==> flow/design.v <==
`timescale 1ns / 1ps
module IntFilterBlock 
#(	
	parameter OutDataWidth = 18
)
(
	input Clk_i,
	input Rst_i,
	input [OutDataWidth-1:0] Data_i,
	input DataNd_i,
	output [OutDataWidth-1:0] Data_o,
	output DataValid_o
);
	reg [OutDataWidth-1:0] outAcc;
	reg outVal;
	assign Data_o = outAcc;
	assign DataValid_o = outVal;
	always @(posedge Clk_i or posedge Rst_i) begin
		if (Rst_i) begin
			outAcc <= {OutDataWidth{1'b0}};
			outVal <= 1'b0;
		end else begin
			if (DataNd_i) begin
				outAcc <= outAcc+Data_i;
				outVal <= 1'b1;
			end else begin
				outAcc <= {OutDataWidth{1'b0}};
				outVal <= 1'b0;
			end 
		end
	end
endmodule
`timescale 1ns / 1ps
module DecimBlock
#(	
	parameter OutDataWidth = 18,
	parameter DecimCntWidth = 7
)
(
	input Clk_i,
	input Rst_i,
	input [2:0]	DecimFactor_i,
	input [OutDataWidth-1:0] Data_i,
	input DataVal_i,
	output [OutDataWidth-1:0] Data_o,
	output DataVal_o
);
	reg [DecimCntWidth-1:0] decimCnt;
	reg [2:0] decimFactor;
	assign Data_o = Data_i;
	assign DataVal_o = DataVal_i? (decimCnt == 0):1'b0;
	always	@(posedge Clk_i or posedge Rst_i)	begin
		if	(Rst_i) begin
			decimFactor <= 3'd1;
		end else begin
			if (DecimFactor_i <= 3'd1)	begin
				decimFactor <= 3'd1;
			end else begin
				decimFactor <= DecimFactor_i;
			end
		end
	end
	always @(posedge Clk_i or posedge Rst_i) begin
		if (Rst_i) begin
			decimCnt <= {DecimCntWidth{1'b0}};
		end else begin
			if (DataVal_i) begin
				if (decimCnt == decimFactor-1) begin
					decimCnt <= {DecimCntWidth{1'b0}};
				end else begin
					decimCnt <= decimCnt+7'd1;
				end
			end else begin
				decimCnt <= {DecimCntWidth{1'b0}};
			end
		end
	end
endmodule
`timescale 1ns / 1ps
module CombFilterBlock 
#(
	parameter	M=4,
	parameter	OutDataWidth	=	18
)
(
	input Clk_i,
	input Rst_i,
	input [OutDataWidth-1:0] Data_i,
	input DataNd_i,
	output [OutDataWidth-1:0] Data_o,
	output DataValid_o
);
	reg signed	[OutDataWidth-1:0] sumResult;
	reg	dataValid;
	reg	signed	[OutDataWidth-1:0] delData [M-1:0];
	assign Data_o = sumResult;
	assign DataValid_o = dataValid;
	genvar i;
	generate 
		for (i=0; i<M; i=i+1) begin: DelayGen
			always @(posedge Clk_i or posedge Rst_i) begin
				if (Rst_i) begin
					delData [i] <= {OutDataWidth{1'b0}};
				end else if (DataNd_i) begin
					if (i==0) begin
						delData [i] <= Data_i;
					end	else	begin
						delData [i] <= delData[i-1];
					end
				end
			end
		end
	endgenerate 
	always @(posedge Clk_i or posedge Rst_i) begin
		if (Rst_i) begin
			sumResult <= {OutDataWidth{1'b0}};
			dataValid <= 1'b0;
		end else begin
			if (DataNd_i) begin
				sumResult <= Data_i-delData[M-1];
				dataValid <= 1'b1;
			end else begin
				dataValid <= 1'b0;
			end
		end
	end
endmodule
`timescale 1ns / 1ps
module CicFilter
#(
	parameter N = 4,	 
	parameter M = 1,	 
	parameter InDataWidth	=	14,
	parameter OutDataWidth	=	32,
	parameter DecimCntWidth	=	7
)
(
	input Clk_i,
	input Rst_i,
	input [2:0]	DecimFactor_i,
	input [InDataWidth-1:0] Data_i,
	input DataNd_i,
	output [OutDataWidth-1:0] Data_o,
	output DataValid_o
);
	localparam	ExtendBitNum	=	OutDataWidth-InDataWidth;
	wire	[OutDataWidth-1:0]	adcExtData	=	{{ExtendBitNum{Data_i[InDataWidth-1]}},Data_i};
	wire	[OutDataWidth-1:0]	inData	[N-1:0];
	wire	[OutDataWidth-1:0]	intFilteredData	[N-1:0];
	wire	intFilteredDataValid	[N-1:0];
	wire	intDataVal	[N-1:0];
	wire	[OutDataWidth-1:0]	decimIntData;
	wire	decimIntDataValid;
	wire	[OutDataWidth-1:0]	combFilteredData	[N-1:0];
	wire	[OutDataWidth-1:0]	combInData	[N-1:0];
	wire	combDataVal	[N-1:0];
	wire	combFilteredDataVal	[N-1:0];
	assign	Data_o	=	combFilteredData[N-1];
	assign	DataValid_o	=	combFilteredDataVal[N-1];
genvar i,j;
generate 
	for (i=0; i<N; i=i+1)	begin: IntFilterGen
		assign	inData	[i]		=	(i==0)?adcExtData:intFilteredData[i-1];
		assign	intDataVal[i]	=	(i==0)?DataNd_i:intFilteredDataValid[i-1];
		IntFilterBlock 
		#(	
			.OutDataWidth	(OutDataWidth)
		)
		IntFilterBlock
		(
			.Clk_i			(Clk_i),
			.Rst_i			(Rst_i),
			.Data_i			(inData[i]),
			.DataNd_i		(intDataVal[i]),
			.Data_o			(intFilteredData[i]),
			.DataValid_o	(intFilteredDataValid[i])
		);
	end	
	DecimBlock
	#(	
		.OutDataWidth	(OutDataWidth),
		.DecimCntWidth	(DecimCntWidth)
	)
	DecimBlock
	(
		.Clk_i			(Clk_i),
		.Rst_i			(Rst_i),
		.DecimFactor_i	(DecimFactor_i),
		.Data_i			(intFilteredData[N-1]),
		.DataVal_i		(intFilteredDataValid[N-1]),
		.Data_o			(decimIntData),
		.DataVal_o		(decimIntDataValid)
	);
	for (j=0; j<N; j=j+1)	begin: CombFilterGen
		assign	combInData	[j]	=	(j==0)?decimIntData:combFilteredData[j-1];
		assign	combDataVal	[j]	=	(j==0)?decimIntDataValid:combFilteredDataVal[j-1];
		CombFilterBlock 
		#(	
			.M(M),
			.OutDataWidth	(OutDataWidth)
		)
		CombFilterBlock
		(
			.Clk_i			(Clk_i),
			.Rst_i			(Rst_i),
			.Data_i			(combInData[j]),
			.DataNd_i		(combDataVal[j]),
			.Data_o			(combFilteredData[j]),
			.DataValid_o	(combFilteredDataVal[j])
		);
	end
endgenerate
endmodule
# Step by step through the tools: CicFilter
# Tool output for the design above, in the order of the flow.
# Line numbers count from 1 in the design file above.
# A cell with - has no value.
# inputs
design	CicFilter
clock	Clk_i
cell_library	sky130hd
corner	tt_025C_1v80

# After elaboration
# Source: Yosys, flattened and elaborated. Widths are those after wreduce; folded enables and synchronous resets count as part of the registers. Registers that Yosys merges into a memory's read port (data or address) are not register bits. Print and check cells do not count. Equal cells are merged and count once.
# word_totals
word_cells	51
register_bits	402
# op_classes
n_mux	16
n_addsub	10
reduce_and_logical	1
cmp	1
n_eq	1
# op_table
op	count
32-bit adder	4
32-bit subtractor	4
32-bit two-way mux	4
7-bit by 32-bit == test with 1-bit output	1
7-bit two-way mux	2
1-bit two-way mux	9
7-bit by 1-bit adder with 7-bit output with constant B	1
7-bit zero test	1
3-bit by 1-bit subtractor with 4-bit output with constant B	1
3-bit by 1-bit <= comparator with 1-bit output with constant B	1
3-bit two-way mux	1

# Longest topological paths
# Depth = most cells in a row (Yosys ltp): at word level without a register or memory, in the mapped netlist without a sequential cell, where the memories' decode and read muxes count.
# logic_depth
depth_word	4
abc_area	0
ltp_mapped	12
ltp_nobuf	12

# Netlist
# Yosys stat after the flow's synthesis: flattened, memories mapped to cells. It holds for the ABC_AREA given above (unset counts as 0); a run with the other value may have another netlist.
# types
type	count
sky130_fd_sc_hd__dfrtp_1	401
sky130_fd_sc_hd__ha_1	251
sky130_fd_sc_hd__o21ai_0	259
sky130_fd_sc_hd__nand2_1	304
sky130_fd_sc_hd__a21o_1	148
sky130_fd_sc_hd__a21oi_1	215
sky130_fd_sc_hd__xnor2_1	114
sky130_fd_sc_hd__mux2_2	68
sky130_fd_sc_hd__inv_1	195
sky130_fd_sc_hd__xor2_1	69
sky130_fd_sc_hd__nor2_1	153
sky130_fd_sc_hd__and2_1	59
sky130_fd_sc_hd__clkbuf_1	93
sky130_fd_sc_hd__nand3_1	63
sky130_fd_sc_hd__nand2b_1	42
sky130_fd_sc_hd__o21bai_1	35
sky130_fd_sc_hd__nor2b_1	40
sky130_fd_sc_hd__o21a_1	33
# Not listed: further types 55, cells in them 413.
# synth_totals
n_buf	99
cells	2955
mapped_area_um2	26658.1
seqArea_um2	10060.9
ffs	402
# The figures by module come from a second, unflattened synthesis with its own total; it is not the netlist above.
# hier_totals
cells_unflattened	3227
hier_area_um2	28947.8
# Rows give one instance, submodules left out.
# modules
module	instances	cells	area_um2	mod_seq_area_um2
CombFilterBlock	4	455	4190.3	1626.6
IntFilterBlock #(OutDataWidth=32)	4	331	2851.5	825.8
DecimBlock	1	83	780.7	251.5
CicFilter	1	0	0.0	0.0

# Timing after synthesis
# OpenSTA on the mapped netlist: ideal clock, no wires. The path of least setup slack (recovery checks aside). Input and output delay are each 20% of the period. Register names are those of the netlist, which keeps one name where synthesis merged equal registers.
# synth_timing
path_kind	register to register
start	register CombFilterGen[0].CombFilterBlock.sumResult[0]
end	register CombFilterGen[1].CombFilterBlock.sumResult[26]
t_first_pin_ps	0
stages	13
required_ps	3875
path_delay_ps	3030
t_arrival_ps	2905
setup_ps	125
period_ps	4000
setup_slack_ps	970
period_less_setup_slack_ps	3030
# "path_delay_ps" is the arrival time less input delay plus setup time.
# "stages": output pins that drive a net of the path, with the launching flip-flop's if there is one; two outputs of one cell count as two.
# "period_less_setup_slack_ps" is the clock period less the worst setup slack; recovery checks do not enter. This is arithmetic on one report: input and output delays are still those of the set period (20% each).
# Between the ends stands the longest chain of elaborated cells between them, by number of cells; it is not shown to be the way that was timed. Of several equally long chains one is given.
# A line is the first line of the expression or statement that the cell stems from. Yosys adds cells for indexed reads and writes and turns some case tables into memories.
# synth_between
cell_sequence	sky130_fd_sc_hd__dfrtp_1 > sky130_fd_sc_hd__inv_1 > sky130_fd_sc_hd__ha_1 > sky130_fd_sc_hd__fa_1 > sky130_fd_sc_hd__nand2b_1 > sky130_fd_sc_hd__a21boi_0 > sky130_fd_sc_hd__o21ai_0 > sky130_fd_sc_hd__a22oi_1 > sky130_fd_sc_hd__a211oi_1 > sky130_fd_sc_hd__o31a_1 > sky130_fd_sc_hd__o31ai_2 > sky130_fd_sc_hd__xor2_1 > sky130_fd_sc_hd__mux2_2
elab_chain_len	1
cone_cells	1
cone_lines	1
# synth_rtl
element	line	source
start: declaration	93	reg signed [OutDataWidth-1:0] sumResult;
start: assignment	116	sumResult <= {OutDataWidth{1'b0}};
start: assignment	120	sumResult <= Data_i-delData[M-1];
32-bit subtractor	120
end: assignment	116
end: assignment	120
end: declaration	93

# Path in the finished layout
# From the final timing report of job 2: the path of least setup slack in the routed layout; clock arrival at registers is part of the times.
# The report prints the path's times to 10 ps; the period is as set.
# layout_timing
path_kind	input to register
start	input port Data_i[0]
end	register IntFilterGen[0].IntFilterBlock.outAcc[28]
required_ps	6960
stages	13
t_arrival_ps	4490
period_ps	6450
setup_slack_ps	2470
setup_ps	70
t_first_pin_ps	1290
# Between the ends stands the longest chain of elaborated cells between them, by number of cells; it is not shown to be the way that was timed. Of several equally long chains one is given.
# At most two assigning lines are given for a register; there are more.
# layout_between
cell_sequence	sky130_fd_sc_hd__clkdlybuf4s50_1 > sky130_fd_sc_hd__ha_1 > sky130_fd_sc_hd__inv_1 > sky130_fd_sc_hd__fa_1 > sky130_fd_sc_hd__nor2b_1 > sky130_fd_sc_hd__o21ai_0 > sky130_fd_sc_hd__a21boi_0 > sky130_fd_sc_hd__o31ai_1 > sky130_fd_sc_hd__a211oi_1 > sky130_fd_sc_hd__o211ai_1 > sky130_fd_sc_hd__nand2_1 > sky130_fd_sc_hd__a211oi_1 > sky130_fd_sc_hd__mux2i_1
elab_chain_len	2
cone_cells	2
cone_lines	2
# layout_rtl
element	line	source
start: declaration	141	input [InDataWidth-1:0] Data_i,
32-bit adder	24	outAcc <= outAcc+Data_i;
32-bit two-way mux	23	if (DataNd_i) begin
end: assignment	20	outAcc <= {OutDataWidth{1'b0}};
end: assignment	24
end: declaration	14	reg [OutDataWidth-1:0] outAcc;

# Record of 7 stored runs of the RTL-to-layout flow on CicFilter, platform sky130hd. The runs are unordered. Constraints: input delay and output delay 20% of the set period each, output load 0.01 pF.
# "period_less_ws_ps" is the run's clock period less its worst setup slack. It is reckoned from that one timing run; input and output delays stay at 20% of the period that was set.
# "critical_path_time_ps": the worst setup path's part of the clock period (all of it between registers, 20% less for each end at a port) less its slack. A launch clock that arrives late makes it longer, a capture clock that arrives late makes it shorter.
# "critical_path_time_ps" is known to 10 ps.
# Among the settings, - means not set for that run.
# Results: - = not shown.
name,job 1,job 2,job 3,job 4,job 5,job 6,job 7
CELL_PAD_IN_SITES_DETAIL_PLACEMENT,2,-,2,0,2,-,-
CELL_PAD_IN_SITES_GLOBAL_PLACEMENT,1,1,-,-,-,-,-
CORE_ASPECT_RATIO,0.95,1.2,0.66,-,-,-,-
CORE_MARGIN,3,4,2,3,2,2,2
CORE_UTILIZATION,46,40,22,32,21,40,66
CTS_CLUSTER_DIAMETER,266,53,325,-,128,-,-
CTS_CLUSTER_SIZE,22,-,78,-,-,-,-
GPL_ROUTABILITY_DRIVEN,0,0,0,1,-,-,-
GPL_TIMING_DRIVEN,1,-,-,1,1,-,-
HOLD_SLACK_MARGIN,0.2,-,-,-,-,-,-
MAX_ROUTING_LAYER,met5,-,met5,-,-,-,-
MIN_ROUTING_LAYER,met1,met1,met2,met2,-,met2,-
PLACE_DENSITY,0.89,-,-,-,-,-,-
SLEW_MARGIN,25,30,20,20,20,30,20
period_ns,2.57,6.45,4.72,5.41,2.76,4.0,3.6
CAP_MARGIN,20,20,35,20,5,20,20
ABC_AREA,-,0,-,-,-,-,-
PLACE_DENSITY_LB_ADDON,-,0.2,0.17,0.11,0.19,-,-
TNS_END_PERCENT,-,25,25,-,-,-,-
SETUP_SLACK_MARGIN,-,-,-0.22,1.21,0.23,-,-
post_synth_area_um2,-,26658.1,26658.1,26658.1,26658.1,26658.1,26658.1
period_less_ws_ps,-,3984,3851,3741,2909,3614,3356
finish.stdcell_area_um2,-,29933.7,29435.7,30060.1,38045.2,29966.2,29320.6
worstSetupSlack_ps,-,2466,869,1669,-149,386,244
critical_path_time_ps,-,2690,3850,3740,2910,3610,3360
critical_path_kind,-,input to register,register to register,register to register,register to register,register to register,register to register
setupTns_ps,-,0,0,0,-1253,0,0
utilization_pct,-,45.4,24.6,36.6,30.3,45.5,73.6
dieArea_um2,-,70856.6,124033.0,86806.8,129809.0,68725.2,42014.8
# Job 1: did not finish, placement stopped with DPL-0033
